==> flow/design.v <==
module reuleaux(input logic clk, input logic rst_n, input logic [2:0] colour,
                input logic [7:0] centre_x, input logic [6:0] centre_y, input logic [7:0] diameter,
                input logic start, output logic done,
                output logic [7:0] vga_x, output logic [6:0] vga_y,
                output logic [2:0] vga_colour, output logic vga_plot);
     logic [7:0] offset_y;
     logic load_offset_y;
     logic reset_offset_y;
     logic [7:0] offset_x;
     logic load_offset_x;
     logic reset_offset_x;
     logic signed [9:0] crit;
     logic load_crit_a;
     logic load_crit_b;
     logic reset_crit;
     logic [7:0] c_x3;                                       
     assign c_x3 = centre_x;
     logic [6:0] c_y3;                                       
     logic [50:0] c_y3_temp;
     assign c_y3_temp = (centre_y - ((diameter * 30'b100010011010011010101001111101) / 30'b111011100110101100101000000000));
    logic [50:0] c_y3_temp_2;
    assign c_y3_temp_2 = c_y3_temp[50] ? -c_y3_temp : c_y3_temp;
     assign c_y3 = c_y3_temp_2[6:0];
     logic [7:0] c_x1;                                       
     assign c_x1 = (centre_x + diameter/8'b00000010);
     logic [6:0] c_y1;                                       
     logic [50:0] c_y1_temp; 
     assign c_y1_temp = (centre_y + ((diameter * 30'b010001001101001101010100111110) / 30'b111011100110101100101000000000));
     assign c_y1 = c_y1_temp[6:0];
     logic [7:0] c_x2;                                       
     logic [50:0] c_x2_temp;
     logic [50:0] c_x2_temp_2;
     assign c_x2_temp = (centre_x - diameter/8'b00000010);
     assign c_x2_temp_2 = c_x2_temp[50] ? -c_x2_temp : c_x2_temp;
     assign c_x2 = c_x2_temp_2[7:0];
     logic [6:0] c_y2;                                       
     logic [50:0] c_y2_temp;
     assign c_y2_temp = (centre_y + ((diameter * 30'b010001001101001101010100111110) / 30'b111011100110101100101000000000));
     assign c_y2 = c_y2_temp[6:0];
     register_r_offset_y rroy(clk, start, offset_y, load_offset_y, reset_offset_y);
     register_r_offset_x rrox(clk, start, offset_x, load_offset_x, diameter, reset_offset_x);
     register_r_crit rrc(clk, start, crit, load_crit_a, load_crit_b, offset_y, offset_x, diameter, reset_crit);
     logic [5:0] state;
     statemachine_mooremachine_r smr(clk, start, offset_y, offset_x, crit, state);
     statemachine_combinational_r scr(state, offset_y, offset_x, colour,
                                       load_offset_y, load_offset_x, 
                                       load_crit_a, load_crit_b,
                                        vga_x, vga_y, vga_colour, vga_plot, done,
                                        c_x1, c_y1,
                                        c_x2, c_y2,
                                        c_x3, c_y3,
                                        reset_crit,
                                        reset_offset_x,
                                        reset_offset_y, c_y3_temp, c_x2_temp);
endmodule
module register_r_offset_y(input logic clk, input logic start,              
            output logic [7:0] offset_y, input logic load_offset_y, input logic reset_offset_y);
            always_ff @(posedge clk) begin
            if (start == 1'b0 || reset_offset_y == 1'b1)
                offset_y <= 8'b00000000;
            else if (load_offset_y == 1'b1)
                offset_y <= offset_y + 8'b00000001;
            else
                offset_y <= offset_y;
        end
endmodule
module register_r_offset_x(input logic clk, input logic start,              
            output logic [7:0] offset_x, input logic load_offset_x, input logic [7:0] diameter,
            input logic reset_offset_x);
            always_ff @(posedge clk) begin
            if (start == 1'b0 || reset_offset_x == 1'b1)
                offset_x <= diameter;
            else if (load_offset_x == 1'b1)
                offset_x <= offset_x - 8'b00000001;
            else
                offset_x <= offset_x;
        end
endmodule
module register_r_crit(input logic clk, 
                                input logic start, 
                                output logic [9:0] crit, 
                                input logic load_crit_a, 
                                input logic load_crit_b, 
                                input logic [7:0] offset_y, 
                                input logic [7:0] offset_x,
                                input logic [7:0] diameter,
                                input logic reset_crit);
          always_ff @(posedge clk) begin
            if (start == 1'b0 || reset_crit == 1'b1)
                crit <= (8'b00000001 - diameter);
            else if (load_crit_a == 1'b1)
                crit <= (crit + 8'b00000010 * offset_y + 1);
            else if (load_crit_b == 1'b1)
                crit <= (crit + 8'b00000010 * (offset_y - offset_x) + 8'b00000001);
            else
                crit <= crit;
        end        
endmodule
module statemachine_mooremachine_r(input logic clk, input logic start, 
                                   input logic [7:0] offset_y, input logic [7:0] offset_x, 
                                   input logic [9:0] crit, 
                                   output logic [5:0] state);
    logic [5:0] present_state;
    always @(posedge clk) begin
        if (start == 1'b0) begin  
            present_state = 6'b000000;
        end else begin
            case(present_state)
             6'b000000: present_state = 6'b000001;
             6'b000001: if (offset_y <= offset_x)
                            present_state = 6'b000010;
                            else
                            present_state = 6'b101100;
             6'b000010: present_state = 6'b000011;
             6'b000011: present_state = 6'b000100;
             6'b000100: present_state = 6'b000101;
             6'b000101: present_state = 6'b000110;
             6'b000110: present_state = 6'b000111;
             6'b000111: present_state = 6'b001000;
             6'b001000: present_state = 6'b001001;
             6'b001001: present_state = 6'b001010;
             6'b001010: present_state = 6'b001011;
             6'b001011: if (crit[9] == 1'b1)
                            present_state = 6'b001100;
                            else
                            present_state = 6'b001101;
             6'b001100: present_state = 6'b000001;
             6'b001101: present_state = 6'b001110;
             6'b001110: present_state = 6'b000001;
             6'b101100: present_state = 6'b001111;
             6'b001111: if (offset_y <= offset_x)
                            present_state = 6'b010000;
                            else
                            present_state = 6'b101101;
             6'b010000: present_state = 6'b010001;
             6'b010001: present_state = 6'b010010;
             6'b010010: present_state = 6'b010011;
             6'b010011: present_state = 6'b010100;
             6'b010100: present_state = 6'b010101;
             6'b010101: present_state = 6'b010110;
             6'b010110: present_state = 6'b010111;
             6'b010111: present_state = 6'b011000;
             6'b011000: present_state = 6'b011001;
             6'b011001: if (crit[9] == 1'b1)
                            present_state = 6'b011010;
                            else
                            present_state = 6'b011011;
             6'b011010: present_state = 6'b001111;
             6'b011011: present_state = 6'b011100;
             6'b011100: present_state = 6'b001111;
             6'b101101: present_state = 6'b011101;
             6'b011101: if (offset_y <= offset_x)
                            present_state = 6'b011110;
                            else
                            present_state = 6'b101011;
             6'b011110: present_state = 6'b011111;
             6'b011111: present_state = 6'b100000;
             6'b100000: present_state = 6'b100001;
             6'b100001: present_state = 6'b100010;
             6'b100010: present_state = 6'b100011;
             6'b100011: present_state = 6'b100100;
             6'b100100: present_state = 6'b100101;
             6'b100101: present_state = 6'b100110;
             6'b100110: present_state = 6'b100111;
             6'b100111: if (crit[9] == 1'b1)
                            present_state = 6'b101000;
                            else
                            present_state = 6'b101001;
             6'b101000: present_state = 6'b011101;
             6'b101001: present_state = 6'b101010;
             6'b101010: present_state = 6'b011101;
             6'b101011: present_state = 6'b101011;
            default: present_state = 4'bxxxx;
            endcase
        end
        state = present_state;
    end
endmodule
module statemachine_combinational_r(input logic [5:0] state, 
                                    input logic [7:0] offset_y, 
                                    input logic [7:0] offset_x,
                                    input logic [2:0] colour,
                                    output logic load_offset_y, 
                                    output logic load_offset_x, 
                                    output logic load_crit_a,
                                    output logic load_crit_b,
                                    output logic [7:0] vga_x, 
                                    output logic [6:0] vga_y, 
                                    output logic [2:0] vga_colour, 
                                    output logic vga_plot, 
                                    output logic done,
                                    input logic [7:0] c_x1, input logic [6:0] c_y1,
                                    input logic [7:0] c_x2, input logic [6:0] c_y2,
                                    input logic [7:0] c_x3, input logic [6:0] c_y3,
                                    output logic reset_crit,
                                    output logic reset_offset_x,
                                    output logic reset_offset_y,
                                    input logic [50:0] c_y3_temp,
                                    input logic [50:0] c_x2_temp);
     always @(state or offset_y or offset_x or c_x1 or c_y1 or 
                                               c_x2 or c_y2 or 
                                               c_x3 or c_y3 or colour or c_y3_temp or c_x2_temp) begin
        case(state)
        6'b000000: begin
                load_offset_y <=    1'b0;
                load_offset_x <=    1'b0;
                load_crit_a <=      1'b0;
                load_crit_b <=      1'b0;
                vga_x <=            8'b00000000;
                vga_y <=            7'b0000000;
                vga_colour <=       3'b000;
                vga_plot <=         1'b0;
                reset_crit <=       1'b0;
                reset_offset_x <=   1'b0;
                reset_offset_y <=   1'b0;
                done <= 1'b0;
            end
            6'b000001: begin
                load_offset_y <=    1'b0;
                load_offset_x <=    1'b0;
                load_crit_a <=      1'b0;
                load_crit_b <=      1'b0;
                vga_x <=            8'b00000000;
                vga_y <=            7'b0000000;
                vga_colour <=       3'b000;
                vga_plot <=         1'b0; 
                reset_crit <=       1'b0;
                reset_offset_x <=   1'b0;
                reset_offset_y <=   1'b0;
                done <= 1'b0;
            end
            6'b000010: begin
                load_offset_y <=    1'b0;
                load_offset_x <=    1'b0;
                load_crit_a <=      1'b0;
                load_crit_b <=      1'b0;
                if (c_y3_temp[50] == 1'b1) begin
                    vga_x <=            c_x3 + offset_x;
                    vga_y <=            c_y3 + offset_y - (2 * c_y3);
                    if ((c_x3 + offset_x) > 159 || (c_y3 + offset_y - (2 * c_y3)) > 119) begin
                        vga_colour <=       colour;
                        vga_plot <=         1'b0; 
                    end else if ((c_y3 + offset_y - (2 * c_y3)) <= c_y1 ) begin
                        vga_colour <=       colour;
                        vga_plot <=         1'b0; 
                    end
                    else begin
                        vga_colour <=       colour;
                        vga_plot <=         1'b1; 
                    end
                end else begin
                    vga_x <=            c_x3 + offset_x;
                    vga_y <=            c_y3 + offset_y;
                    if ((c_x3 + offset_x) > 159 || (c_y3 + offset_y) > 119) begin
                        vga_colour <=       colour;
                        vga_plot <=         1'b0; 
                    end else if ((c_y3 + offset_y) <= c_y1) begin
                        vga_colour <=       colour;
                        vga_plot <=         1'b0; 
                    end
                    else begin
                        vga_colour <=       colour;
                        vga_plot <=         1'b1; 
                    end
                end
                reset_crit <=       1'b0;
                reset_offset_x <=   1'b0;
                reset_offset_y <=   1'b0;
                done <= 1'b0;
            end
            6'b000011: begin
                load_offset_y <=    1'b0;
                load_offset_x <=    1'b0;
                load_crit_a <=      1'b0;
                load_crit_b <=      1'b0;
                if (c_y3_temp[50] == 1'b1) begin
                    vga_x <=            c_x3 + offset_y;
                    vga_y <=            c_y3 + offset_x[6:0] - (2 * c_y3);
                    if ((c_x3 + offset_y) > 159 || (c_y3 + offset_x - (2 * c_y3)) > 119) begin
                        vga_colour <=       colour;
                        vga_plot <=         1'b0; 
                    end else if ((c_y3 + offset_x - (2 * c_y3)) <= c_y1) begin
                        vga_colour <=       colour;
                        vga_plot <=         1'b0; 
                    end
                    else begin
                        vga_colour <=       colour;
                        vga_plot <=         1'b1; 
                    end
                end else begin
                    vga_x <=            c_x3 + offset_y;
                    vga_y <=            c_y3 + offset_x[6:0];
                    if ((c_x3 + offset_y) > 159 || (c_y3 + offset_x) > 119) begin
                        vga_colour <=       colour;
                        vga_plot <=         1'b0; 
                    end else if ((c_y3 + offset_x) <= c_y1) begin
                        vga_colour <=       colour;
                        vga_plot <=         1'b0; 
                    end
                    else begin
                        vga_colour <=       colour;
                        vga_plot <=         1'b1; 
                    end
                end
                reset_crit <=       1'b0;
                reset_offset_x <=   1'b0;
                reset_offset_y <=   1'b0;
                done <= 1'b0;
            end
            6'b000100: begin
                load_offset_y <=    1'b0;
                load_offset_x <=    1'b0;
                load_crit_a <=      1'b0;
                load_crit_b <=      1'b0;
                if (c_y3_temp[50] == 1'b1) begin
                    vga_x <=            c_x3 - offset_x;
                    vga_y <=            c_y3 + offset_y - (2 * c_y3);
                    if ((c_x3 - offset_x) > 159 || (c_y3 + offset_y - (2 * c_y3)) > 119) begin
                        vga_colour <=       colour;
                        vga_plot <=         1'b0; 
                    end else if ((c_y3 + offset_y - (2 * c_y3)) <= c_y1) begin
                        vga_colour <=       colour;
                        vga_plot <=         1'b0; 
                    end
                    else begin
                        vga_colour <=       colour;
                        vga_plot <=         1'b1; 
                    end 
                    end else begin
                    vga_x <=            c_x3 - offset_x;
                    vga_y <=            c_y3 + offset_y;
                    if ((c_x3 - offset_x) > 159 || (c_y3 + offset_y) > 119) begin
                        vga_colour <=       colour;
                        vga_plot <=         1'b0; 
                    end else if ((c_y3 + offset_y) <= c_y1) begin
                        vga_colour <=       colour;
                        vga_plot <=         1'b0; 
                    end
                    else begin
                        vga_colour <=       colour;
                        vga_plot <=         1'b1; 
                    end 
                end
                reset_crit <=       1'b0;
                reset_offset_x <=   1'b0;
                reset_offset_y <=   1'b0;
                done <= 1'b0;
            end
            6'b000101: begin
                load_offset_y <=    1'b0;
                load_offset_x <=    1'b0;
                load_crit_a <=      1'b0;
                load_crit_b <=      1'b0;
                if (c_y3_temp[50] == 1'b1) begin
                    vga_x <=            c_x3 - offset_y;
                    vga_y <=            c_y3 + offset_x[6:0] - (2 * c_y3);
                    if ((c_x3 - offset_y) > 159 || (c_y3 + offset_x - (2 * c_y3)) > 119) begin
                        vga_colour <=       colour;
                        vga_plot <=         1'b0; 
                    end else if ((c_y3 + offset_x - (2 * c_y3)) <= c_y1) begin
                        vga_colour <=       colour;
                        vga_plot <=         1'b0; 
                    end
                    else begin
                        vga_colour <=       colour;
                        vga_plot <=         1'b1; 
                end 
                end else begin
                    vga_x <=            c_x3 - offset_y;
                    vga_y <=            c_y3 + offset_x[6:0];
                    if ((c_x3 - offset_y) > 159 || (c_y3 + offset_x) > 119) begin
                        vga_colour <=       colour;
                        vga_plot <=         1'b0; 
                    end else if ((c_y3 + offset_x) <= c_y1) begin
                        vga_colour <=       colour;
                        vga_plot <=         1'b0; 
                    end
                    else begin
                        vga_colour <=       colour;
                        vga_plot <=         1'b1; 
                end 
                end
                reset_crit <=       1'b0;
                reset_offset_x <=   1'b0;
                reset_offset_y <=   1'b0;
                done <= 1'b0;
            end
            6'b000110: begin
                load_offset_y <=    1'b0;
                load_offset_x <=    1'b0;
                load_crit_a <=      1'b0;
                load_crit_b <=      1'b0; 
                if (c_y3_temp[50] == 1'b1) begin
                    vga_x <=            c_x3 - offset_x;
                    vga_y <=            c_y3 - offset_y - (2 * c_y3);
                    if ((c_x3 - offset_x) > 159 || (c_y3 - offset_y - (2 * c_y3)) > 119) begin
                        vga_colour <=       colour;
                        vga_plot <=         1'b0; 
                    end else if ((c_y3 - offset_y - (2 * c_y3)) <= c_y1) begin
                        vga_colour <=       colour;
                        vga_plot <=         1'b0; 
                    end
                    else begin
                        vga_colour <=       colour;
                    vga_plot <=         1'b1; 
                end
                end else begin
                    vga_x <=            c_x3 - offset_x;
                    vga_y <=            c_y3 - offset_y;
                    if ((c_x3 - offset_x) > 159 || (c_y3 - offset_y) > 119) begin
                        vga_colour <=       colour;
                        vga_plot <=         1'b0; 
                    end else if ((c_y3 - offset_y) <= c_y1) begin
                        vga_colour <=       colour;
                        vga_plot <=         1'b0; 
                    end
                    else begin
                        vga_colour <=       colour;
                    vga_plot <=         1'b1; 
                end
                end
                reset_crit <=       1'b0;
                reset_offset_x <=   1'b0;
                reset_offset_y <=   1'b0;
                done <= 1'b0;
            end
            6'b000111: begin
                load_offset_y <=    1'b0;
                load_offset_x <=    1'b0;
                load_crit_a <=      1'b0;
                load_crit_b <=      1'b0;
                if (c_y3_temp[50] == 1'b1) begin
                    vga_x <=            c_x3 - offset_y;
                    vga_y <=            c_y3 - offset_x[6:0] - (2 * c_y3);
                    if ((c_x3 - offset_y) > 159 || (c_y3 - offset_x - (2 * c_y3)) > 119) begin
                        vga_colour <=       colour;
                        vga_plot <=         1'b0; 
                    end else if ((c_y3 - offset_x - (2 * c_y3)) <= c_y1) begin
                        vga_colour <=       colour;
                        vga_plot <=         1'b0; 
                    end
                    else begin
                        vga_colour <=       colour;
                        vga_plot <=         1'b1; 
                end
                end else begin
                    vga_x <=            c_x3 - offset_y;
                    vga_y <=            c_y3 - offset_x[6:0];
                    if ((c_x3 - offset_y) > 159 || (c_y3 - offset_x) > 119) begin
                        vga_colour <=       colour;
                        vga_plot <=         1'b0; 
                    end else if ((c_y3 - offset_x) <= c_y1) begin
                        vga_colour <=       colour;
                        vga_plot <=         1'b0; 
                    end
                    else begin
                        vga_colour <=       colour;
                        vga_plot <=         1'b1; 
                end
                end
                reset_crit <=       1'b0;
                reset_offset_x <=   1'b0;
                reset_offset_y <=   1'b0;
                done <= 1'b0;
            end
            6'b001000: begin
                load_offset_y <=    1'b0;
                load_offset_x <=    1'b0;
                load_crit_a <=      1'b0;
                load_crit_b <=      1'b0;
                if (c_y3_temp[50] == 1'b1) begin
                    vga_x <=            c_x3 + offset_x;
                    vga_y <=            c_y3 - offset_y - (2 * c_y3);
                    if ((c_x3 + offset_x) > 159 || (c_y3 - offset_y - (2 * c_y3)) > 119) begin
                        vga_colour <=       colour;
                        vga_plot <=         1'b0; 
                    end else if ((c_y3 - offset_y - (2 * c_y3)) <= c_y1) begin
                        vga_colour <=       colour;
                        vga_plot <=         1'b0; 
                    end
                    else begin
                        vga_colour <=       colour;
                        vga_plot <=         1'b1; 
                    end
                end else begin
                    vga_x <=            c_x3 + offset_x;
                    vga_y <=            c_y3 - offset_y;
                    if ((c_x3 + offset_x) > 159 || (c_y3 - offset_y) > 119) begin
                        vga_colour <=       colour;
                        vga_plot <=         1'b0; 
                    end else if ((c_y3 - offset_y) <= c_y1) begin
                        vga_colour <=       colour;
                        vga_plot <=         1'b0; 
                    end
                    else begin
                        vga_colour <=       colour;
                        vga_plot <=         1'b1; 
                    end
                end
                reset_crit <=       1'b0;
                reset_offset_x <=   1'b0;
                reset_offset_y <=   1'b0;
                done <= 1'b0;
            end
            6'b001001: begin
                load_offset_y <=    1'b0;
                load_offset_x <=    1'b0;
                load_crit_a <=      1'b0;
                load_crit_b <=      1'b0;
                if (c_y3_temp[50] == 1'b1) begin
                    vga_x <=            c_x3 + offset_y;
                    vga_y <=            c_y3 - offset_x[6:0] - (2 * c_y3);
                    if ((c_x3 + offset_y) > 159 || (c_y3 - offset_x - (2 * c_y3)) > 119) begin
                        vga_colour <=       colour;
                        vga_plot <=         1'b0; 
                    end else if ((c_y3 - offset_x - (2 * c_y3)) <= c_y1) begin
                        vga_colour <=       colour;
                        vga_plot <=         1'b0; 
                    end
                    else begin
                        vga_colour <=       colour;
                        vga_plot <=         1'b1; 
                    end  
                end else begin
                    vga_x <=            c_x3 + offset_y;
                    vga_y <=            c_y3 - offset_x[6:0];
                    if ((c_x3 + offset_y) > 159 || (c_y3 - offset_x) > 119) begin
                        vga_colour <=       colour;
                        vga_plot <=         1'b0; 
                    end else if ((c_y3 - offset_x) <= c_y1) begin
                        vga_colour <=       colour;
                        vga_plot <=         1'b0; 
                    end
                    else begin
                        vga_colour <=       colour;
                        vga_plot <=         1'b1; 
                    end 
                end
                reset_crit <=       1'b0;
                reset_offset_x <=   1'b0;
                reset_offset_y <=   1'b0;
                done <= 1'b0;
            end
            6'b001010: begin
                load_offset_y <=    1'b1;
                load_offset_x <=    1'b0;
                load_crit_a <=      1'b0;
                load_crit_b <=      1'b0;
                vga_x <=            8'b00000000;
                vga_y <=            7'b0000000;
                vga_colour <=       3'b000;
                vga_plot <=         1'b0; 
                reset_crit <=       1'b0;
                reset_offset_x <=   1'b0;
                reset_offset_y <=   1'b0;
                done <= 1'b0;
            end
            6'b001011: begin
                load_offset_y <=    1'b0;
                load_offset_x <=    1'b0;
                load_crit_a <=      1'b0;
                load_crit_b <=      1'b0;
                vga_x <=            8'b00000000;
                vga_y <=            7'b0000000;
                vga_colour <=       3'b000;
                vga_plot <=         1'b0; 
                reset_crit <=       1'b0;
                reset_offset_x <=   1'b0;
                reset_offset_y <=   1'b0;
                done <= 1'b0;
            end
            6'b001100: begin
                load_offset_y <=    1'b0;
                load_offset_x <=    1'b0;
                load_crit_a <=      1'b1;
                load_crit_b <=      1'b0;
                vga_x <=            8'b00000000;
                vga_y <=            7'b0000000;
                vga_colour <=       3'b000;
                vga_plot <=         1'b0; 
                reset_crit <=       1'b0;
                reset_offset_x <=   1'b0;
                reset_offset_y <=   1'b0;
                done <= 1'b0;
            end
            6'b001101: begin
                load_offset_y <=    1'b0;
                load_offset_x <=    1'b1;
                load_crit_a <=      1'b0;
                load_crit_b <=      1'b0;
                vga_x <=            8'b00000000;
                vga_y <=            7'b0000000;
                vga_colour <=       3'b000;
                vga_plot <=         1'b0; 
                reset_crit <=       1'b0;
                reset_offset_x <=   1'b0;
                reset_offset_y <=   1'b0;
                done <= 1'b0;
            end
            6'b001110: begin
                load_offset_y <=    1'b0;
                load_offset_x <=    1'b0;
                load_crit_a <=      1'b0;
                load_crit_b <=      1'b1;
                vga_x <=            8'b00000000;
                vga_y <=            7'b0000000;
                vga_colour <=       3'b000;
                vga_plot <=         1'b0; 
                reset_crit <=       1'b0;
                reset_offset_x <=   1'b0;
                reset_offset_y <=   1'b0;
                done <= 1'b0;
            end
            6'b101100: begin
                load_offset_y <=    1'b0;
                load_offset_x <=    1'b0;
                load_crit_a <=      1'b0;
                load_crit_b <=      1'b0;
                vga_x <=            8'b00000000;
                vga_y <=            7'b0000000;
                vga_colour <=       3'b000;
                vga_plot <=         1'b0; 
                reset_crit <=       1'b1;
                reset_offset_x <=   1'b1;
                reset_offset_y <=   1'b1;
                done <= 1'b0;
            end
            6'b001111: begin
                load_offset_y <=    1'b0;
                load_offset_x <=    1'b0;
                load_crit_a <=      1'b0;
                load_crit_b <=      1'b0;
                vga_x <=            8'b00000000;
                vga_y <=            7'b0000000;
                vga_colour <=       3'b000;
                vga_plot <=         1'b0; 
                reset_crit <=       1'b0;
                reset_offset_x <=   1'b0;
                reset_offset_y <=   1'b0;
                done <= 1'b0;
            end
            6'b010000: begin
                load_offset_y <=    1'b0;
                load_offset_x <=    1'b0;
                load_crit_a <=      1'b0;
                load_crit_b <=      1'b0;
                vga_x <=            c_x1 + offset_x;
                vga_y <=            c_y1 + offset_y;
                if ((c_x1 + offset_x) > 159 || (c_y1 + offset_y) > 119) begin
                    vga_colour <=       colour;
                    vga_plot <=         1'b0; 
                end else if ((c_x1 + offset_x) > c_x3) begin
                    vga_colour <=       colour;
                    vga_plot <=         1'b0; 
                end else if ((c_y1 + offset_y) > c_y1) begin
                    vga_colour <=       colour;
                    vga_plot <=         1'b0; 
                end
                else begin
                    vga_colour <=       colour;
                    vga_plot <=         1'b1; 
                end
                reset_crit <=       1'b0;
                reset_offset_x <=   1'b0;
                reset_offset_y <=   1'b0;
                done <= 1'b0;
            end
            6'b010001: begin
                load_offset_y <=    1'b0;
                load_offset_x <=    1'b0;
                load_crit_a <=      1'b0;
                load_crit_b <=      1'b0;
                vga_x <=            c_x1 + offset_y;
                vga_y <=            c_y1 + offset_x;
                if ((c_x1 + offset_y) > 159 || (c_y1 + offset_x) > 119) begin
                    vga_colour <=       colour;
                    vga_plot <=         1'b0; 
                end else if ((c_x1 + offset_y) > c_x3) begin
                    vga_colour <=       colour;
                    vga_plot <=         1'b0; 
                end else if ((c_y1 + offset_x) > c_y1) begin
                    vga_colour <=       colour;
                    vga_plot <=         1'b0; 
                end
                else begin
                    vga_colour <=       colour;
                    vga_plot <=         1'b1; 
                end
                reset_crit <=       1'b0;
                reset_offset_x <=   1'b0;
                reset_offset_y <=   1'b0;
                done <= 1'b0;
            end
            6'b010010: begin
                load_offset_y <=    1'b0;
                load_offset_x <=    1'b0;
                load_crit_a <=      1'b0;
                load_crit_b <=      1'b0;
                vga_x <=            c_x1 - offset_x;
                vga_y <=            c_y1 + offset_y;
                if ((c_x1 - offset_x) > 159 || (c_y1 + offset_y) > 119) begin
                    vga_colour <=       colour;
                    vga_plot <=         1'b0; 
                end else if ((c_x1 - offset_x) > c_x3) begin
                    vga_colour <=       colour;
                    vga_plot <=         1'b0; 
                end else if ((c_y1 + offset_y) > c_y1) begin
                    vga_colour <=       colour;
                    vga_plot <=         1'b0; 
                end
                else begin
                    vga_colour <=       colour;
                    vga_plot <=         1'b1; 
                end 
                reset_crit <=       1'b0;
                reset_offset_x <=   1'b0;
                reset_offset_y <=   1'b0;
                done <= 1'b0;
            end
            6'b010011: begin
                load_offset_y <=    1'b0;
                load_offset_x <=    1'b0;
                load_crit_a <=      1'b0;
                load_crit_b <=      1'b0;
                vga_x <=            c_x1 - offset_y;
                vga_y <=            c_y1 + offset_x;
                if ((c_x1 - offset_y) > 159 || (c_y1 + offset_x) > 119) begin
                    vga_colour <=       colour;
                    vga_plot <=         1'b0; 
                end else if ((c_x1 - offset_y) > c_x3) begin
                    vga_colour <=       colour;
                    vga_plot <=         1'b0; 
                end else if ((c_y1 + offset_x) > c_y1) begin
                    vga_colour <=       colour;
                    vga_plot <=         1'b0; 
                end
                else begin
                    vga_colour <=       colour;
                    vga_plot <=         1'b1; 
                end 
                reset_crit <=       1'b0;
                reset_offset_x <=   1'b0;
                reset_offset_y <=   1'b0;
                done <= 1'b0;
            end
            6'b010100: begin
                load_offset_y <=    1'b0;
                load_offset_x <=    1'b0;
                load_crit_a <=      1'b0;
                load_crit_b <=      1'b0;
                vga_x <=            c_x1 - offset_x;
                vga_y <=            c_y1 - offset_y;
                if ((c_x1 - offset_x) > 159 || (c_y1 - offset_y) > 119) begin
                    vga_colour <=       colour;
                    vga_plot <=         1'b0; 
                end else if ((c_x1 - offset_x) > c_x3) begin
                    vga_colour <=       colour;
                    vga_plot <=         1'b0; 
                end else if ((c_y1 - offset_y) > c_y1) begin
                    vga_colour <=       colour;
                    vga_plot <=         1'b0; 
                end
                else begin
                    vga_colour <=       colour;
                    vga_plot <=         1'b1; 
                end 
                reset_crit <=       1'b0;
                reset_offset_x <=   1'b0;
                reset_offset_y <=   1'b0;
                done <= 1'b0;
            end
            6'b010101: begin
                load_offset_y <=    1'b0;
                load_offset_x <=    1'b0;
                load_crit_a <=      1'b0;
                load_crit_b <=      1'b0;
                vga_x <=            c_x1 - offset_y;
                vga_y <=            c_y1 - offset_x;
                if ((c_x1 - offset_y) > 159 || (c_y1 - offset_x) > 119) begin
                    vga_colour <=       colour;
                    vga_plot <=         1'b0; 
                end else if ((c_x1 - offset_y) > c_x3) begin
                    vga_colour <=       colour;
                    vga_plot <=         1'b0; 
                end else if ((c_y1 - offset_x) > c_y1) begin
                    vga_colour <=       colour;
                    vga_plot <=         1'b0; 
                end
                else begin
                    vga_colour <=       colour;
                    vga_plot <=         1'b1; 
                end
                reset_crit <=       1'b0;
                reset_offset_x <=   1'b0;
                reset_offset_y <=   1'b0;
                done <= 1'b0;
            end
            6'b010110: begin
                load_offset_y <=    1'b0;
                load_offset_x <=    1'b0;
                load_crit_a <=      1'b0;
                load_crit_b <=      1'b0;
                vga_x <=            c_x1 + offset_x;
                vga_y <=            c_y1 - offset_y;
                if ((c_x1 + offset_x) > 159 || (c_y1 - offset_y) > 119) begin
                    vga_colour <=       colour;
                    vga_plot <=         1'b0; 
                end else if ((c_x1 + offset_x) > c_x3) begin
                    vga_colour <=       colour;
                    vga_plot <=         1'b0; 
                end else if ((c_y1 - offset_y) > c_y1) begin
                    vga_colour <=       colour;
                    vga_plot <=         1'b0; 
                end
                else begin
                    vga_colour <=       colour;
                    vga_plot <=         1'b1; 
                end
                reset_crit <=       1'b0;
                reset_offset_x <=   1'b0;
                reset_offset_y <=   1'b0;
                done <= 1'b0;
            end
            6'b010111: begin
                load_offset_y <=    1'b0;
                load_offset_x <=    1'b0;
                load_crit_a <=      1'b0;
                load_crit_b <=      1'b0;
                vga_x <=            c_x1 + offset_y;
                vga_y <=            c_y1 - offset_x;
                if ((c_x1 + offset_y) > 159 || (c_y1 - offset_x) > 119) begin
                    vga_colour <=       colour;
                    vga_plot <=         1'b0; 
                end else if ((c_x1 + offset_y) > c_x3) begin
                    vga_colour <=       colour;
                    vga_plot <=         1'b0; 
                end else if ((c_y1 - offset_x) > c_y1) begin
                    vga_colour <=       colour;
                    vga_plot <=         1'b0; 
                end
                else begin
                    vga_colour <=       colour;
                    vga_plot <=         1'b1; 
                end 
                reset_crit <=       1'b0;
                reset_offset_x <=   1'b0;
                reset_offset_y <=   1'b0;
                done <= 1'b0;
            end
            6'b011000: begin
                load_offset_y <=    1'b1;
                load_offset_x <=    1'b0;
                load_crit_a <=      1'b0;
                load_crit_b <=      1'b0;
                vga_x <=            8'b00000000;
                vga_y <=            7'b0000000;
                vga_colour <=       3'b000;
                vga_plot <=         1'b0; 
                reset_crit <=       1'b0;
                reset_offset_x <=   1'b0;
                reset_offset_y <=   1'b0;
                done <= 1'b0;
            end
            6'b011001: begin
                load_offset_y <=    1'b0;
                load_offset_x <=    1'b0;
                load_crit_a <=      1'b0;
                load_crit_b <=      1'b0;
                vga_x <=            8'b00000000;
                vga_y <=            7'b0000000;
                vga_colour <=       3'b000;
                vga_plot <=         1'b0; 
                reset_crit <=       1'b0;
                reset_offset_x <=   1'b0;
                reset_offset_y <=   1'b0;
                done <= 1'b0;
            end
            6'b011010: begin
                load_offset_y <=    1'b0;
                load_offset_x <=    1'b0;
                load_crit_a <=      1'b1;
                load_crit_b <=      1'b0;
                vga_x <=            8'b00000000;
                vga_y <=            7'b0000000;
                vga_colour <=       3'b000;
                vga_plot <=         1'b0; 
                reset_crit <=       1'b0;
                reset_offset_x <=   1'b0;
                reset_offset_y <=   1'b0;
                done <= 1'b0;
            end
            6'b011011: begin
                load_offset_y <=    1'b0;
                load_offset_x <=    1'b1;
                load_crit_a <=      1'b0;
                load_crit_b <=      1'b0;
                vga_x <=            8'b00000000;
                vga_y <=            7'b0000000;
                vga_colour <=       3'b000;
                vga_plot <=         1'b0; 
                reset_crit <=       1'b0;
                reset_offset_x <=   1'b0;
                reset_offset_y <=   1'b0;
                done <= 1'b0;
            end
            6'b011100: begin
                load_offset_y <=    1'b0;
                load_offset_x <=    1'b0;
                load_crit_a <=      1'b0;
                load_crit_b <=      1'b1;
                vga_x <=            8'b00000000;
                vga_y <=            7'b0000000;
                vga_colour <=       3'b000;
                vga_plot <=         1'b0; 
                reset_crit <=       1'b0;
                reset_offset_x <=   1'b0;
                reset_offset_y <=   1'b0;
                done <= 1'b0;
            end
            6'b101101: begin
                load_offset_y <=    1'b0;
                load_offset_x <=    1'b0;
                load_crit_a <=      1'b0;
                load_crit_b <=      1'b0;
                vga_x <=            8'b00000000;
                vga_y <=            7'b0000000;
                vga_colour <=       3'b000;
                vga_plot <=         1'b0; 
                reset_crit <=       1'b1;
                reset_offset_x <=   1'b1;
                reset_offset_y <=   1'b1;
                done <= 1'b0;
            end
            6'b011101: begin
                load_offset_y <=    1'b0;
                load_offset_x <=    1'b0;
                load_crit_a <=      1'b0;
                load_crit_b <=      1'b0;
                vga_x <=            8'b00000000;
                vga_y <=            7'b0000000;
                vga_colour <=       3'b000;
                vga_plot <=         1'b0; 
                reset_crit <=       1'b0;
                reset_offset_x <=   1'b0;
                reset_offset_y <=   1'b0;
                done <= 1'b0;
            end
            6'b011110: begin
                load_offset_y <=    1'b0;
                load_offset_x <=    1'b0;
                load_crit_a <=      1'b0;
                load_crit_b <=      1'b0;
                if (c_x2_temp[50] == 1'b1) begin
                    vga_x <=            c_x2 + offset_x - (2 * c_x2);
                    vga_y <=            c_y2 + offset_y;
                    if ((c_x2 + offset_x - (2 * c_x2)) > 159 || (c_y2 + offset_y) > 119) begin
                        vga_colour <=       colour;
                        vga_plot <=         1'b0; 
                    end else if ((c_x2 + offset_x - (2 * c_x2)) < c_x3) begin
                        vga_colour <=       colour;
                        vga_plot <=         1'b0; 
                    end else if ((c_y2 + offset_y) > c_y1) begin
                        vga_colour <=       colour;
                        vga_plot <=         1'b0; 
                    end
                    else begin
                        vga_colour <=       colour;
                        vga_plot <=         1'b1; 
                    end
                end else begin
                    vga_x <=            c_x2 + offset_x;
                    vga_y <=            c_y2 + offset_y;
                    if ((c_x2 + offset_x) > 159 || (c_y2 + offset_y) > 119) begin
                        vga_colour <=       colour;
                        vga_plot <=         1'b0; 
                    end else if ((c_x2 + offset_x) < c_x3) begin
                        vga_colour <=       colour;
                        vga_plot <=         1'b0; 
                    end else if ((c_y2 + offset_y) > c_y1) begin
                        vga_colour <=       colour;
                        vga_plot <=         1'b0; 
                    end
                    else begin
                        vga_colour <=       colour;
                        vga_plot <=         1'b1; 
                    end
                end
                reset_crit <=       1'b0;
                reset_offset_x <=   1'b0;
                reset_offset_y <=   1'b0;
                done <= 1'b0;
            end
            6'b011111: begin
                load_offset_y <=    1'b0;
                load_offset_x <=    1'b0;
                load_crit_a <=      1'b0;
                load_crit_b <=      1'b0;
                if (c_x2_temp[50] == 1'b1) begin
                    vga_x <=            c_x2 + offset_y - (2 * c_x2);
                    vga_y <=            c_y2 + offset_x;
                    if ((c_x2 + offset_y - (2 * c_x2)) > 159 || (c_y2 + offset_x) > 119) begin
                        vga_colour <=       colour;
                        vga_plot <=         1'b0; 
                    end else if ((c_x2 + offset_y - (2 * c_x2)) < c_x3) begin
                        vga_colour <=       colour;
                        vga_plot <=         1'b0; 
                    end else if ((c_y2 + offset_x) > c_y1) begin
                        vga_colour <=       colour;
                        vga_plot <=         1'b0; 
                    end
                    else begin
                        vga_colour <=       colour;
                        vga_plot <=         1'b1; 
                    end
                end else begin
                    vga_x <=            c_x2 + offset_y;
                    vga_y <=            c_y2 + offset_x;
                    if ((c_x2 + offset_y) > 159 || (c_y2 + offset_x) > 119) begin
                        vga_colour <=       colour;
                        vga_plot <=         1'b0; 
                    end else if ((c_x2 + offset_y) < c_x3) begin
                        vga_colour <=       colour;
                        vga_plot <=         1'b0; 
                    end else if ((c_y2 + offset_x) > c_y1) begin
                        vga_colour <=       colour;
                        vga_plot <=         1'b0; 
                    end
                    else begin
                        vga_colour <=       colour;
                        vga_plot <=         1'b1; 
                    end
                end
                reset_crit <=       1'b0;
                reset_offset_x <=   1'b0;
                reset_offset_y <=   1'b0;
                done <= 1'b0;
            end
            6'b100000: begin
                load_offset_y <=    1'b0;
                load_offset_x <=    1'b0;
                load_crit_a <=      1'b0;
                load_crit_b <=      1'b0;
                if (c_x2_temp[50] == 1'b1) begin
                    vga_x <=            c_x2 - offset_x - (2 * c_x2);
                    vga_y <=            c_y2 + offset_y;
                    if ((c_x2 - offset_x - (2 * c_x2)) > 159 || (c_y2 + offset_y) > 119) begin
                        vga_colour <=       colour;
                        vga_plot <=         1'b0; 
                    end else if ((c_x2 - offset_x - (2 * c_x2)) < c_x3) begin
                        vga_colour <=       colour;
                        vga_plot <=         1'b0; 
                    end else if ((c_y2 + offset_y) > c_y1) begin
                        vga_colour <=       colour;
                        vga_plot <=         1'b0; 
                    end
                    else begin
                        vga_colour <=       colour;
                        vga_plot <=         1'b1; 
                    end 
                end else begin
                    vga_x <=            c_x2 - offset_x;
                    vga_y <=            c_y2 + offset_y;
                    if ((c_x2 - offset_x) > 159 || (c_y2 + offset_y) > 119) begin
                        vga_colour <=       colour;
                        vga_plot <=         1'b0; 
                    end else if ((c_x2 - offset_x) < c_x3) begin
                        vga_colour <=       colour;
                        vga_plot <=         1'b0; 
                    end else if ((c_y2 + offset_y) > c_y1) begin
                        vga_colour <=       colour;
                        vga_plot <=         1'b0; 
                    end
                    else begin
                        vga_colour <=       colour;
                        vga_plot <=         1'b1; 
                    end 
                end
                reset_crit <=       1'b0;
                reset_offset_x <=   1'b0;
                reset_offset_y <=   1'b0;
                done <= 1'b0;
            end
            6'b100001: begin
                load_offset_y <=    1'b0;
                load_offset_x <=    1'b0;
                load_crit_a <=      1'b0;
                load_crit_b <=      1'b0;
                if (c_x2_temp[50] == 1'b1) begin
                    vga_x <=            c_x2 - offset_y - (2 * c_x2);
                    vga_y <=            c_y2 + offset_x;
                    if ((c_x2 - offset_y - (2 * c_x2)) > 159 || (c_y2 + offset_x) > 119) begin
                        vga_colour <=       colour;
                        vga_plot <=         1'b0; 
                    end else if ((c_x2 - offset_y - (2 * c_x2)) < c_x3) begin
                        vga_colour <=       colour;
                        vga_plot <=         1'b0; 
                    end else if ((c_y2 + offset_x) > c_y1) begin
                        vga_colour <=       colour;
                        vga_plot <=         1'b0; 
                    end
                    else begin
                        vga_colour <=       colour;
                        vga_plot <=         1'b1; 
                    end
                end else begin
                    vga_x <=            c_x2 - offset_y;
                    vga_y <=            c_y2 + offset_x;
                    if ((c_x2 - offset_y) > 159 || (c_y2 + offset_x) > 119) begin
                        vga_colour <=       colour;
                        vga_plot <=         1'b0; 
                    end else if ((c_x2 - offset_y) < c_x3) begin
                        vga_colour <=       colour;
                        vga_plot <=         1'b0; 
                    end else if ((c_y2 + offset_x) > c_y1) begin
                        vga_colour <=       colour;
                        vga_plot <=         1'b0; 
                    end
                    else begin
                        vga_colour <=       colour;
                        vga_plot <=         1'b1; 
                    end 
                end
                reset_crit <=       1'b0;
                reset_offset_x <=   1'b0;
                reset_offset_y <=   1'b0;
                done <= 1'b0;
            end
            6'b100010: begin
                load_offset_y <=    1'b0;
                load_offset_x <=    1'b0;
                load_crit_a <=      1'b0;
                load_crit_b <=      1'b0;
                if (c_x2_temp[50] == 1'b1) begin
                    vga_x <=            c_x2 - offset_x - (2 * c_x2);
                    vga_y <=            c_y2 - offset_y;
                    if ((c_x2 - offset_x - (2 * c_x2)) > 159 || (c_y2 - offset_y) > 119) begin
                        vga_colour <=       colour;
                        vga_plot <=         1'b0; 
                    end else if ((c_x2 - offset_x - (2 * c_x2)) < c_x3) begin
                        vga_colour <=       colour;
                        vga_plot <=         1'b0; 
                    end else if ((c_y2 - offset_y) > c_y1) begin
                        vga_colour <=       colour;
                        vga_plot <=         1'b0; 
                    end
                    else begin
                        vga_colour <=       colour;
                        vga_plot <=         1'b1; 
                    end 
                end else begin
                    vga_x <=            c_x2 - offset_x;
                    vga_y <=            c_y2 - offset_y;
                    if ((c_x2 - offset_x) > 159 || (c_y2 - offset_y) > 119) begin
                        vga_colour <=       colour;
                        vga_plot <=         1'b0; 
                    end else if ((c_x2 - offset_x) < c_x3) begin
                        vga_colour <=       colour;
                        vga_plot <=         1'b0; 
                    end else if ((c_y2 - offset_y) > c_y1) begin
                        vga_colour <=       colour;
                        vga_plot <=         1'b0; 
                    end
                    else begin
                        vga_colour <=       colour;
                        vga_plot <=         1'b1; 
                    end 
                end
                reset_crit <=       1'b0;
                reset_offset_x <=   1'b0;
                reset_offset_y <=   1'b0;
                done <= 1'b0;
            end
            6'b100011: begin
                load_offset_y <=    1'b0;
                load_offset_x <=    1'b0;
                load_crit_a <=      1'b0;
                load_crit_b <=      1'b0;
                if (c_x2_temp[50] == 1'b1) begin
                    vga_x <=            c_x2 - offset_y - (2 * c_x2);
                    vga_y <=            c_y2 - offset_x;
                    if ((c_x2 - offset_y - (2 * c_x2)) > 159 || (c_y2 - offset_x) > 119) begin
                        vga_colour <=       colour;
                        vga_plot <=         1'b0; 
                    end else if ((c_x2 - offset_y - (2 * c_x2)) < c_x3) begin
                        vga_colour <=       colour;
                        vga_plot <=         1'b0; 
                    end else if ((c_y2 - offset_x) > c_y1) begin
                        vga_colour <=       colour;
                        vga_plot <=         1'b0; 
                    end
                    else begin
                        vga_colour <=       colour;
                        vga_plot <=         1'b1; 
                    end
                end else begin
                    vga_x <=            c_x2 - offset_y;
                    vga_y <=            c_y2 - offset_x;
                    if ((c_x2 - offset_y) > 159 || (c_y2 - offset_x) > 119) begin
                        vga_colour <=       colour;
                        vga_plot <=         1'b0; 
                    end else if ((c_x2 - offset_y) < c_x3) begin
                        vga_colour <=       colour;
                        vga_plot <=         1'b0; 
                    end else if ((c_y2 - offset_x) > c_y1) begin
                        vga_colour <=       colour;
                        vga_plot <=         1'b0; 
                    end
                    else begin
                        vga_colour <=       colour;
                        vga_plot <=         1'b1; 
                    end
                end
                reset_crit <=       1'b0;
                reset_offset_x <=   1'b0;
                reset_offset_y <=   1'b0;
                done <= 1'b0;
            end
            6'b100100: begin
                load_offset_y <=    1'b0;
                load_offset_x <=    1'b0;
                load_crit_a <=      1'b0;
                load_crit_b <=      1'b0;
                if (c_x2_temp[50] == 1'b1) begin
                    vga_x <=            c_x2 + offset_x - (2 * c_x2);
                    vga_y <=            c_y2 - offset_y;
                    if ((c_x2 + offset_x - (2 * c_x2)) > 159 || (c_y2 - offset_y) > 119) begin
                        vga_colour <=       colour;
                        vga_plot <=         1'b0; 
                    end else if ((c_x2 + offset_x - (2 * c_x2)) < c_x3) begin
                        vga_colour <=       colour;
                        vga_plot <=         1'b0; 
                    end else if ((c_y2 - offset_y) > c_y1) begin
                        vga_colour <=       colour;
                        vga_plot <=         1'b0; 
                    end
                    else begin
                        vga_colour <=       colour;
                        vga_plot <=         1'b1; 
                    end
                end else begin
                    vga_x <=            c_x2 + offset_x;
                    vga_y <=            c_y2 - offset_y;
                    if ((c_x2 + offset_x) > 159 || (c_y2 - offset_y) > 119) begin
                        vga_colour <=       colour;
                        vga_plot <=         1'b0; 
                    end else if ((c_x2 + offset_x) < c_x3) begin
                        vga_colour <=       colour;
                        vga_plot <=         1'b0; 
                    end else if ((c_y2 - offset_y) > c_y1) begin
                        vga_colour <=       colour;
                        vga_plot <=         1'b0; 
                    end
                    else begin
                        vga_colour <=       colour;
                        vga_plot <=         1'b1; 
                    end
                end
                reset_crit <=       1'b0;
                reset_offset_x <=   1'b0;
                reset_offset_y <=   1'b0;
                done <= 1'b0;
            end
            6'b100101: begin
                load_offset_y <=    1'b0;
                load_offset_x <=    1'b0;
                load_crit_a <=      1'b0;
                load_crit_b <=      1'b0;
                if (c_x2_temp[50] == 1'b1) begin
                    vga_x <=            c_x2 + offset_y - (2 * c_x2);
                    vga_y <=            c_y2 - offset_x;
                    if ((c_x2 + offset_y - (2 * c_x2)) > 159 || (c_y2 - offset_x) > 119) begin
                        vga_colour <=       colour;
                        vga_plot <=         1'b0; 
                    end else if ((c_x2 + offset_y - (2 * c_x2)) < c_x3) begin
                        vga_colour <=       colour;
                        vga_plot <=         1'b0; 
                    end else if ((c_y2 - offset_x) > c_y1) begin
                        vga_colour <=       colour;
                        vga_plot <=         1'b0; 
                    end
                    else begin
                        vga_colour <=       colour;
                        vga_plot <=         1'b1; 
                    end 
                end else begin
                    vga_x <=            c_x2 + offset_y;
                    vga_y <=            c_y2 - offset_x;
                    if ((c_x2 + offset_y) > 159 || (c_y2 - offset_x) > 119) begin
                        vga_colour <=       colour;
                        vga_plot <=         1'b0; 
                    end else if ((c_x2 + offset_y) < c_x3) begin
                        vga_colour <=       colour;
                        vga_plot <=         1'b0; 
                    end else if ((c_y2 - offset_x) > c_y1) begin
                        vga_colour <=       colour;
                        vga_plot <=         1'b0; 
                    end
                    else begin
                        vga_colour <=       colour;
                        vga_plot <=         1'b1; 
                    end 
                end
                reset_crit <=       1'b0;
                reset_offset_x <=   1'b0;
                reset_offset_y <=   1'b0;
                done <= 1'b0;
            end
            6'b100110: begin
                load_offset_y <=    1'b1;
                load_offset_x <=    1'b0;
                load_crit_a <=      1'b0;
                load_crit_b <=      1'b0;
                vga_x <=            8'b00000000;
                vga_y <=            7'b0000000;
                vga_colour <=       3'b000;
                vga_plot <=         1'b0; 
                reset_crit <=       1'b0;
                reset_offset_x <=   1'b0;
                reset_offset_y <=   1'b0;
                done <= 1'b0;
            end
            6'b100111: begin
                load_offset_y <=    1'b0;
                load_offset_x <=    1'b0;
                load_crit_a <=      1'b0;
                load_crit_b <=      1'b0;
                vga_x <=            8'b00000000;
                vga_y <=            7'b0000000;
                vga_colour <=       3'b000;
                vga_plot <=         1'b0; 
                reset_crit <=       1'b0;
                reset_offset_x <=   1'b0;
                reset_offset_y <=   1'b0;
                done <= 1'b0;
            end
            6'b101000: begin
                load_offset_y <=    1'b0;
                load_offset_x <=    1'b0;
                load_crit_a <=      1'b1;
                load_crit_b <=      1'b0;
                vga_x <=            8'b00000000;
                vga_y <=            7'b0000000;
                vga_colour <=       3'b000;
                vga_plot <=         1'b0; 
                reset_crit <=       1'b0;
                reset_offset_x <=   1'b0;
                reset_offset_y <=   1'b0;
                done <= 1'b0;
            end
            6'b101001: begin
                load_offset_y <=    1'b0;
                load_offset_x <=    1'b1;
                load_crit_a <=      1'b0;
                load_crit_b <=      1'b0;
                vga_x <=            8'b00000000;
                vga_y <=            7'b0000000;
                vga_colour <=       3'b000;
                vga_plot <=         1'b0; 
                reset_crit <=       1'b0;
                reset_offset_x <=   1'b0;
                reset_offset_y <=   1'b0;
                done <= 1'b0;
            end
            6'b101010: begin
                load_offset_y <=    1'b0;
                load_offset_x <=    1'b0;
                load_crit_a <=      1'b0;
                load_crit_b <=      1'b1;
                vga_x <=            8'b00000000;
                vga_y <=            7'b0000000;
                vga_colour <=       3'b000;
                vga_plot <=         1'b0; 
                reset_crit <=       1'b0;
                reset_offset_x <=   1'b0;
                reset_offset_y <=   1'b0;
                done <= 1'b0;
            end
            6'b101011: begin
                load_offset_y <=    1'b0;
                load_offset_x <=    1'b0;
                load_crit_a <=      1'b0;
                load_crit_b <=      1'b0;
                vga_x <=            8'b00000000;
                vga_y <=            7'b0000000;
                vga_colour <=       3'b000;
                vga_plot <=         1'b0; 
                reset_crit <=       1'b0;
                reset_offset_x <=   1'b0;
                reset_offset_y <=   1'b0;
                done <= 1'b1;
            end
            default: begin
                load_offset_y <=    1'bx;
                load_offset_x <=    1'bx;
                load_crit_a <=      1'bx;
                load_crit_b <=      1'bx;
                vga_x <=            8'bxxxxxxxx;
                vga_y <=            7'bxxxxxxx;
                vga_colour <=       3'bxxx;
                vga_plot <=         1'bx; 
                reset_crit <=       1'bx;
                reset_offset_x <=   1'bx;
                reset_offset_y <=   1'bx;
                done <= 1'bx;
            end
        endcase
    end
endmodule
* Step by step through the tools: reuleaux
Tool output for the design above, in the order of the flow. Lines are those of the file above, counted from 1. Cell names lack the library's common part. Not given: -
Inputs: top module reuleaux, clock clk, standard-cell library sky130hd, corner tt_025C_1v80

* Word-level counts
Source: Yosys, flattened and elaborated, memories not mapped. Widths are those after wreduce. Registers that Yosys merges into a memory's read port (data or address) are not register bits. Print and check cells do not count.
Bit counts: latch bits 0, bits in writable memories 0, bits in registers 32, output and inout port bits 20, cells after elaboration 379, memory cells 0, word width x clocked read ports 0, bits in read-only memories 0
Cells by class: multiply operators 2, muxes and demuxes 124, order comparisons 53, add/sub/neg operators 68, reduce/logical cells 80, shift operators 0, eq/ne operators 45, divide/modulo/power cells 2, bitwise logic cells 1
Operator list (count):
- divider 51 x 30 -> 51 bit with constant B | 2
- greater-than comparator 32 x 8 -> 1 bit with constant B | 16
- greater-than comparator 32 x 7 -> 1 bit with constant B | 10
- multiplier 8 x 30 -> 38 bit with constant B | 1
- multiplier 8 x 28 -> 36 bit with constant B | 1
- case mux 6 bit (select 40 bit) | 1
- OR reduction 43 bit | 4
- <= comparator 32 x 7 -> 1 bit | 4
- < comparator 32 x 8 -> 1 bit | 4
- subtractor 32 x 9 -> 32 bit | 4
- case mux 8 bit (select 13 bit) | 1
- equality test 6 x 5 -> 1 bit with constant B | 16
- two-way mux 1 bit | 95
- equality test 6 bit with constant B | 14
- subtractor 32 x 8 -> 32 bit | 2
- subtractor 8 x 8 -> 9 bit | 7
- case mux 7 bit (select 9 bit) | 1
- two-way mux 8 bit | 7
- adder 8 x 8 -> 9 bit | 6
- subtractor 7 x 51 -> 51 bit | 1
- equality test 6 x 4 -> 1 bit with constant B | 8
- adder 8 bit | 6
- subtractor 8 bit | 6
- OR reduction 45 bit | 1
- OR reduction 44 bit | 1
- logical OR 1 bit | 41
- adder 7 x 8 -> 9 bit | 4
- subtractor 7 x 8 -> 9 bit | 4
Not listed: further kinds 39, cells in them 107.

* Longest topological paths
Longest topological path by Yosys (ltp), each cell counted once; first at word level (registers and memories cut), then after technology mapping (sequential cells cut; the memories' decode and read muxes count).
Logic depth: word-level depth 12, ABC_AREA 0, depth in mapped cells 102, depth with buffers taken out 91

* Synthesis result
The flow's flattened synthesis, as Yosys stat reports it; memories are mapped. The netlist is that of the ABC_AREA named above (0 if unset); the other value can give another one. Totals and module areas in this step are rounded.
Synthesis totals: buffers 154, cell area after synthesis 35600 um^2, mapped flip-flops 32, standard cells after synthesis 4946, area of sequential cells 821 um^2
Cell types:
- ha_1 | count 590, area in all 7382.08 um^2
- xnor2_1 | count 311, area in all 2.72E+03 um^2
- a21oi_1 | count 423, area in all 2117.03 um^2
- fa_1 | count 100, area in all 2001.92 um^2
- nor2_1 | count 516, area in all 1.94E+03 um^2
- xor2_1 | count 178, area in all 1.56E+03 um^2
- o21ai_0 | count 300, area in all 1501.44 um^2
- inv_1 | count 339, area in all 1272.47 um^2
- nand2_1 | count 320, area in all 1.2E+03 um^2
- a21o_1 | count 142, area in all 1.07E+03 um^2
- nand3_1 | count 121, area in all 605.581 um^2
- nand2b_1 | count 91, area in all 569.296 um^2
- edfxtp_1 | count 18, area in all 540.518 um^2
- nor3_1 | count 105, area in all 525.504 um^2
- nor2b_1 | count 80, area in all 500.48 um^2
- o21bai_1 | count 61, area in all 457.939 um^2
- nand4_1 | count 73, area in all 456.688 um^2
- mux2i_1 | count 40, area in all 400.384 um^2
Other cell types: 116; their cells: 1138. The figures by module come from a second, unflattened synthesis with its own total; it is not the netlist above.
Second synthesis, totals: cell total of the unflattened synthesis 6127, area total of the unflattened synthesis 44000 um^2
Rows give one instance, submodules left out.
By module:
- reuleaux | cells 3139, instances 1, area 21300 um^2
- statemachine_combinational_r | cells 2584, instances 1, area 19400 um^2
- register_r_crit | cells 193, instances 1, area 1630 um^2
- statemachine_mooremachine_r | cells 128, instances 1, area 861 um^2
- register_r_offset_x | cells 45, instances 1, area 459 um^2
- register_r_offset_y | cells 38, instances 1, area 339 um^2

* Timing after synthesis
Path of least setup slack by OpenSTA after synthesis, without wires, with an ideal clock, recovery checks aside; 20% of the period is set as input and as output delay. Where synthesis merged equal registers, the netlist keeps one of their names.
Path after synthesis: path type input port to output port, start point in diameter[5], end point out vga_plot, stages on the path 87, buffers on the path 5, path delay 20508 ps, clock period 40000 ps, required time 32000 ps, setup slack 3492 ps, output delay 8000 ps, input delay 8000 ps, data arrival time 28508 ps, synthesis period reached 36508 ps
"path delay" = arrival - input delay + setup time. A path that ends at an output port has no setup time. "stages on the path": output pins that drive a net of the path, with the launching flip-flop's if there is one; two outputs of one cell count as two. "synthesis period reached" = period - worst setup slack (recovery checks aside). The figure is calculated, with input and output delays left at 20% of the set period. Between the ends stands the longest chain of elaborated cells between them, by number of cells; it is not shown to be the way that was timed. Of several equally long chains one is given. Each line given opens the expression or statement behind the cell; cells for indexed reads and writes are added by Yosys, which also makes memories of some case tables.
Between the ends, after synthesis: cells stage by stage fa_1 xor2_1 ha_1 fa_1 inv_1 fa_1 inv_1 ha_1 buf_2 a21o_1 a2111o_1 a21oi_2 xnor2_1 o211ai_2 a211o_2 a22o_2 buf_6 o21ai_4 (+51 left out) nand2b_1 xor2_1 ha_1 a21oi_1 o21ai_0 a21o_1 a21o_1 or3_1 ha_1 or4_1 nor4_1 o2111ai_1 a41oi_1 nand4_1 or3_1 a21oi_1 nor4_1 nand3_1, length of the longest elaborated chain 12, elaborated cells between the ends (all ways) 233
RTL lines, path after synthesis:
- start, declared | RTL line 2 | input logic [7:0] centre_x, input logic [6:0] centre_y, input logic [7:0] diameter,
- multiplier 8 x 30 -> 38 bit | RTL line 20 | assign c_y3_temp = (centre_y - ((diameter * 30'b100010011010011010101001111101) / 30'b111011100110101100101000 ...
- divider 51 x 30 -> 51 bit | RTL line 20
- subtractor 7 x 51 -> 51 bit | RTL line 20
- negator 7 bit | RTL line 22 | assign c_y3_temp_2 = c_y3_temp[50] ? -c_y3_temp : c_y3_temp;
- two-way mux 7 bit | RTL line 22
- subtractor 7 x 8 -> 9 bit | RTL line 516 | end else if ((c_y3 - offset_x - (2 * c_y3)) <= c_y1) begin
- subtractor 32 x 8 -> 32 bit | RTL line 516
- <= comparator 32 x 7 -> 1 bit | RTL line 516
- two-way mux 1 bit | RTL line 516
- two-way mux 1 bit | RTL line 513 | if ((c_x3 + offset_y) > 159 || (c_y3 - offset_x - (2 * c_y3)) > 119) begin
- two-way mux 1 bit | RTL line 510 | if (c_y3_temp[50] == 1'b1) begin
- case mux 1 bit (select 25 bit) | RTL line 203 | case(state)
- end, declared | RTL line 5 | output logic [2:0] vga_colour, output logic vga_plot);

* Worst path after layout
From the final timing report of record 2: the path of least setup slack in the routed layout; clock arrival at registers is part of the times. The report prints the path's times to 10 ps; the period is as set.
Path post-layout: path type input port to output port, start point in diameter[5], end point out vga_plot, input delay 7840 ps, data arrival time 30260 ps, output delay 7840 ps, required time 31360 ps, stages on the path 89, clock period 39200 ps, buffers on the path 8, setup slack 1100 ps
Between the ends stands the longest chain of elaborated cells between them, by number of cells; it is not shown to be the way that was timed. Of several equally long chains one is given.
Between the ends, post-layout: cells stage by stage clkdlybuf4s50_1 buf_4 inv_1 ha_1 xor2_1 ha_1 inv_1 fa_1 fa_1 inv_1 ha_1 nand4_2 or3_4 or4_4 o221ai_4 xor2_4 nor3b_4 nor3_2 (+53 left out) xor2_2 ha_1 inv_1 o21ai_0 a21o_1 a21o_1 or3_1 ha_1 or4_1 nor4_1 o2111ai_1 a41oi_1 nand4_1 or3_1 a21oi_1 nor4_1 nand3_1 clkdlybuf4s50_1, length of the longest elaborated chain 12, elaborated cells between the ends (all ways) 233
RTL lines, path post-layout:
- start, declared | RTL line 2 | input logic [7:0] centre_x, input logic [6:0] centre_y, input logic [7:0] diameter,
- multiplier 8 x 30 -> 38 bit | RTL line 20 | assign c_y3_temp = (centre_y - ((diameter * 30'b100010011010011010101001111101) / 30'b111011100110101100101000 ...
- divider 51 x 30 -> 51 bit | RTL line 20
- subtractor 7 x 51 -> 51 bit | RTL line 20
- negator 7 bit | RTL line 22 | assign c_y3_temp_2 = c_y3_temp[50] ? -c_y3_temp : c_y3_temp;
- two-way mux 7 bit | RTL line 22
- subtractor 7 x 8 -> 9 bit | RTL line 516 | end else if ((c_y3 - offset_x - (2 * c_y3)) <= c_y1) begin
- subtractor 32 x 8 -> 32 bit | RTL line 516
- <= comparator 32 x 7 -> 1 bit | RTL line 516
- two-way mux 1 bit | RTL line 516
- two-way mux 1 bit | RTL line 513 | if ((c_x3 + offset_y) > 159 || (c_y3 - offset_x - (2 * c_y3)) > 119) begin
- two-way mux 1 bit | RTL line 510 | if (c_y3_temp[50] == 1'b1) begin
- case mux 1 bit (select 25 bit) | RTL line 203 | case(state)
- end, declared | RTL line 5 | output logic [2:0] vga_colour, output logic vga_plot);

Module reuleaux, platform sky130hd: 4 stored runs of the flow (Yosys, OpenROAD) with differing settings, in no particular order. Input and output delays are each 20% of the period that was set; the output load is 0.01 pF.
"achieved period" = clock period - worst setup slack. The figure is calculated, with input and output delays left at 20% of the set period.
"allowed time less slack (worst setup path)" is the time allowed to the run's worst setup path (the clock period less input and output delay, where it has them) less its slack. Clock arrival times count: a late capture clock shortens it, a late launch clock lengthens it.
"allowed time less slack (worst setup path)" is known to 10 ps.
The measured numbers are rounded.

[record 1] flow files
==> flow/run.sh <==
#!/bin/bash
# the make line also repeats the synthesis and layout settings of config.mk as NAME=value (left out here)
make -C /OpenROAD-flow-scripts/flow DESIGN_CONFIG=/design/flow/config.mk WORK_HOME=/design/flow/orfs CLKGATE_MAP_FILE= finish
==> flow/config.mk <==
export PLATFORM = sky130hd
export DESIGN_NAME = reuleaux
export DESIGN_NICKNAME = reuleaux
export VERILOG_FILES = /design/flow/design.v
export SDC_FILE = /design/flow/constraint.sdc
export NUM_CORES = 4
export LEC_CHECK = 0
export ABC_AREA = 1
export CAP_MARGIN = 10
export CELL_PAD_IN_SITES_DETAIL_PLACEMENT = 0
export CELL_PAD_IN_SITES_GLOBAL_PLACEMENT = 1
export CORE_ASPECT_RATIO = 1.18
export CORE_MARGIN = 2
export CORE_UTILIZATION = 72
export CTS_CLUSTER_SIZE = 98
export GPL_ROUTABILITY_DRIVEN = 0
export GPL_TIMING_DRIVEN = 0
export MIN_ROUTING_LAYER = met2
export SETUP_SLACK_MARGIN = -1.15
export SLEW_MARGIN = 0
==> flow/constraint.sdc <==
create_clock -name core_clock -period 59.9 [get_ports {clk}]
set_input_delay 11.9800 -clock core_clock [delete_from_list [all_inputs] [get_ports {clk}]]
set_output_delay 11.9800 -clock core_clock [all_outputs]
set_load 0.01 [all_outputs]

[record 1] result: not finished: placement ended with error GPL-0301

[record 2] flow files
==> flow/run.sh <==
#!/bin/bash
# the make line also repeats the synthesis and layout settings of config.mk as NAME=value (left out here)
make -C /OpenROAD-flow-scripts/flow DESIGN_CONFIG=/design/flow/config.mk WORK_HOME=/design/flow/orfs CLKGATE_MAP_FILE= finish
==> flow/config.mk <==
export PLATFORM = sky130hd
export DESIGN_NAME = reuleaux
export DESIGN_NICKNAME = reuleaux
export VERILOG_FILES = /design/flow/design.v
export SDC_FILE = /design/flow/constraint.sdc
export NUM_CORES = 4
export LEC_CHECK = 0
export CAP_MARGIN = 20
export CORE_MARGIN = 2
export CORE_UTILIZATION = 40
export SLEW_MARGIN = 20
==> flow/constraint.sdc <==
create_clock -name core_clock -period 39.2 [get_ports {clk}]
set_input_delay 7.8400 -clock core_clock [delete_from_list [all_inputs] [get_ports {clk}]]
set_output_delay 7.8400 -clock core_clock [all_outputs]
set_load 0.01 [all_outputs]

[record 2] result: lowest hold slack 802 ps; final utilization 43.9%; area of the synthesized netlist 35,600 um^2; total die area 91,500 um^2; lowest setup slack 1,100 ps; standard-cell area after routing 38,800 um^2; summed negative setup slack 0 ps; allowed time less slack (worst setup path) 22,420 ps; critical path type input port to output port; achieved period 38,098 ps

[record 3] flow files
==> flow/run.sh <==
#!/bin/bash
# the make line also repeats the synthesis and layout settings of config.mk as NAME=value (left out here)
make -C /OpenROAD-flow-scripts/flow DESIGN_CONFIG=/design/flow/config.mk WORK_HOME=/design/flow/orfs CLKGATE_MAP_FILE= finish
==> flow/config.mk <==
export PLATFORM = sky130hd
export DESIGN_NAME = reuleaux
export DESIGN_NICKNAME = reuleaux
export VERILOG_FILES = /design/flow/design.v
export SDC_FILE = /design/flow/constraint.sdc
export NUM_CORES = 4
export LEC_CHECK = 0
export CAP_MARGIN = 20
export CORE_MARGIN = 6
export CORE_UTILIZATION = 40
export GPL_ROUTABILITY_DRIVEN = 0
export SLEW_MARGIN = 20
==> flow/constraint.sdc <==
create_clock -name core_clock -period 23.0 [get_ports {clk}]
set_input_delay 4.6000 -clock core_clock [delete_from_list [all_inputs] [get_ports {clk}]]
set_output_delay 4.6000 -clock core_clock [all_outputs]
set_load 0.01 [all_outputs]

[record 3] result: achieved period 28,341 ps; total die area 96,400 um^2; summed negative setup slack -29,300 ps; lowest setup slack -5,340 ps; lowest hold slack 778 ps; allowed time less slack (worst setup path) 19,140 ps; critical path type input port to output port; final utilization 60.2%; standard-cell area after routing 52,600 um^2; area of the synthesized netlist 35,600 um^2

[record 4] flow files
==> flow/run.sh <==
#!/bin/bash
# the make line also repeats the synthesis and layout settings of config.mk as NAME=value (left out here)
make -C /OpenROAD-flow-scripts/flow DESIGN_CONFIG=/design/flow/config.mk WORK_HOME=/design/flow/orfs CLKGATE_MAP_FILE= finish
==> flow/config.mk <==
export PLATFORM = sky130hd
export DESIGN_NAME = reuleaux
export DESIGN_NICKNAME = reuleaux
export VERILOG_FILES = /design/flow/design.v
export SDC_FILE = /design/flow/constraint.sdc
export NUM_CORES = 4
export LEC_CHECK = 0
export ABC_AREA = 1
export CAP_MARGIN = 20
export CORE_ASPECT_RATIO = 1.28
export CORE_MARGIN = 2
export CORE_UTILIZATION = 64
export CTS_CLUSTER_DIAMETER = 220
export CTS_CLUSTER_SIZE = 33
export GPL_ROUTABILITY_DRIVEN = 1
export HOLD_SLACK_MARGIN = 0.15
export MAX_ROUTING_LAYER = met4
export MIN_ROUTING_LAYER = met1
export PLACE_DENSITY_LB_ADDON = 0.27
export SLEW_MARGIN = 20
export TNS_END_PERCENT = 75
==> flow/constraint.sdc <==
create_clock -name core_clock -period 54.9 [get_ports {clk}]
set_input_delay 10.9800 -clock core_clock [delete_from_list [all_inputs] [get_ports {clk}]]
set_output_delay 10.9800 -clock core_clock [all_outputs]
set_load 0.01 [all_outputs]

[record 4] result: final utilization 66.7%; standard-cell area after routing 40,200 um^2; allowed time less slack (worst setup path) 23,300 ps; critical path type input port to output port; lowest setup slack 9,640 ps; total die area 62,700 um^2; achieved period 45,257 ps; lowest hold slack 702 ps; area of the synthesized netlist 38,800 um^2; summed negative setup slack 0 ps
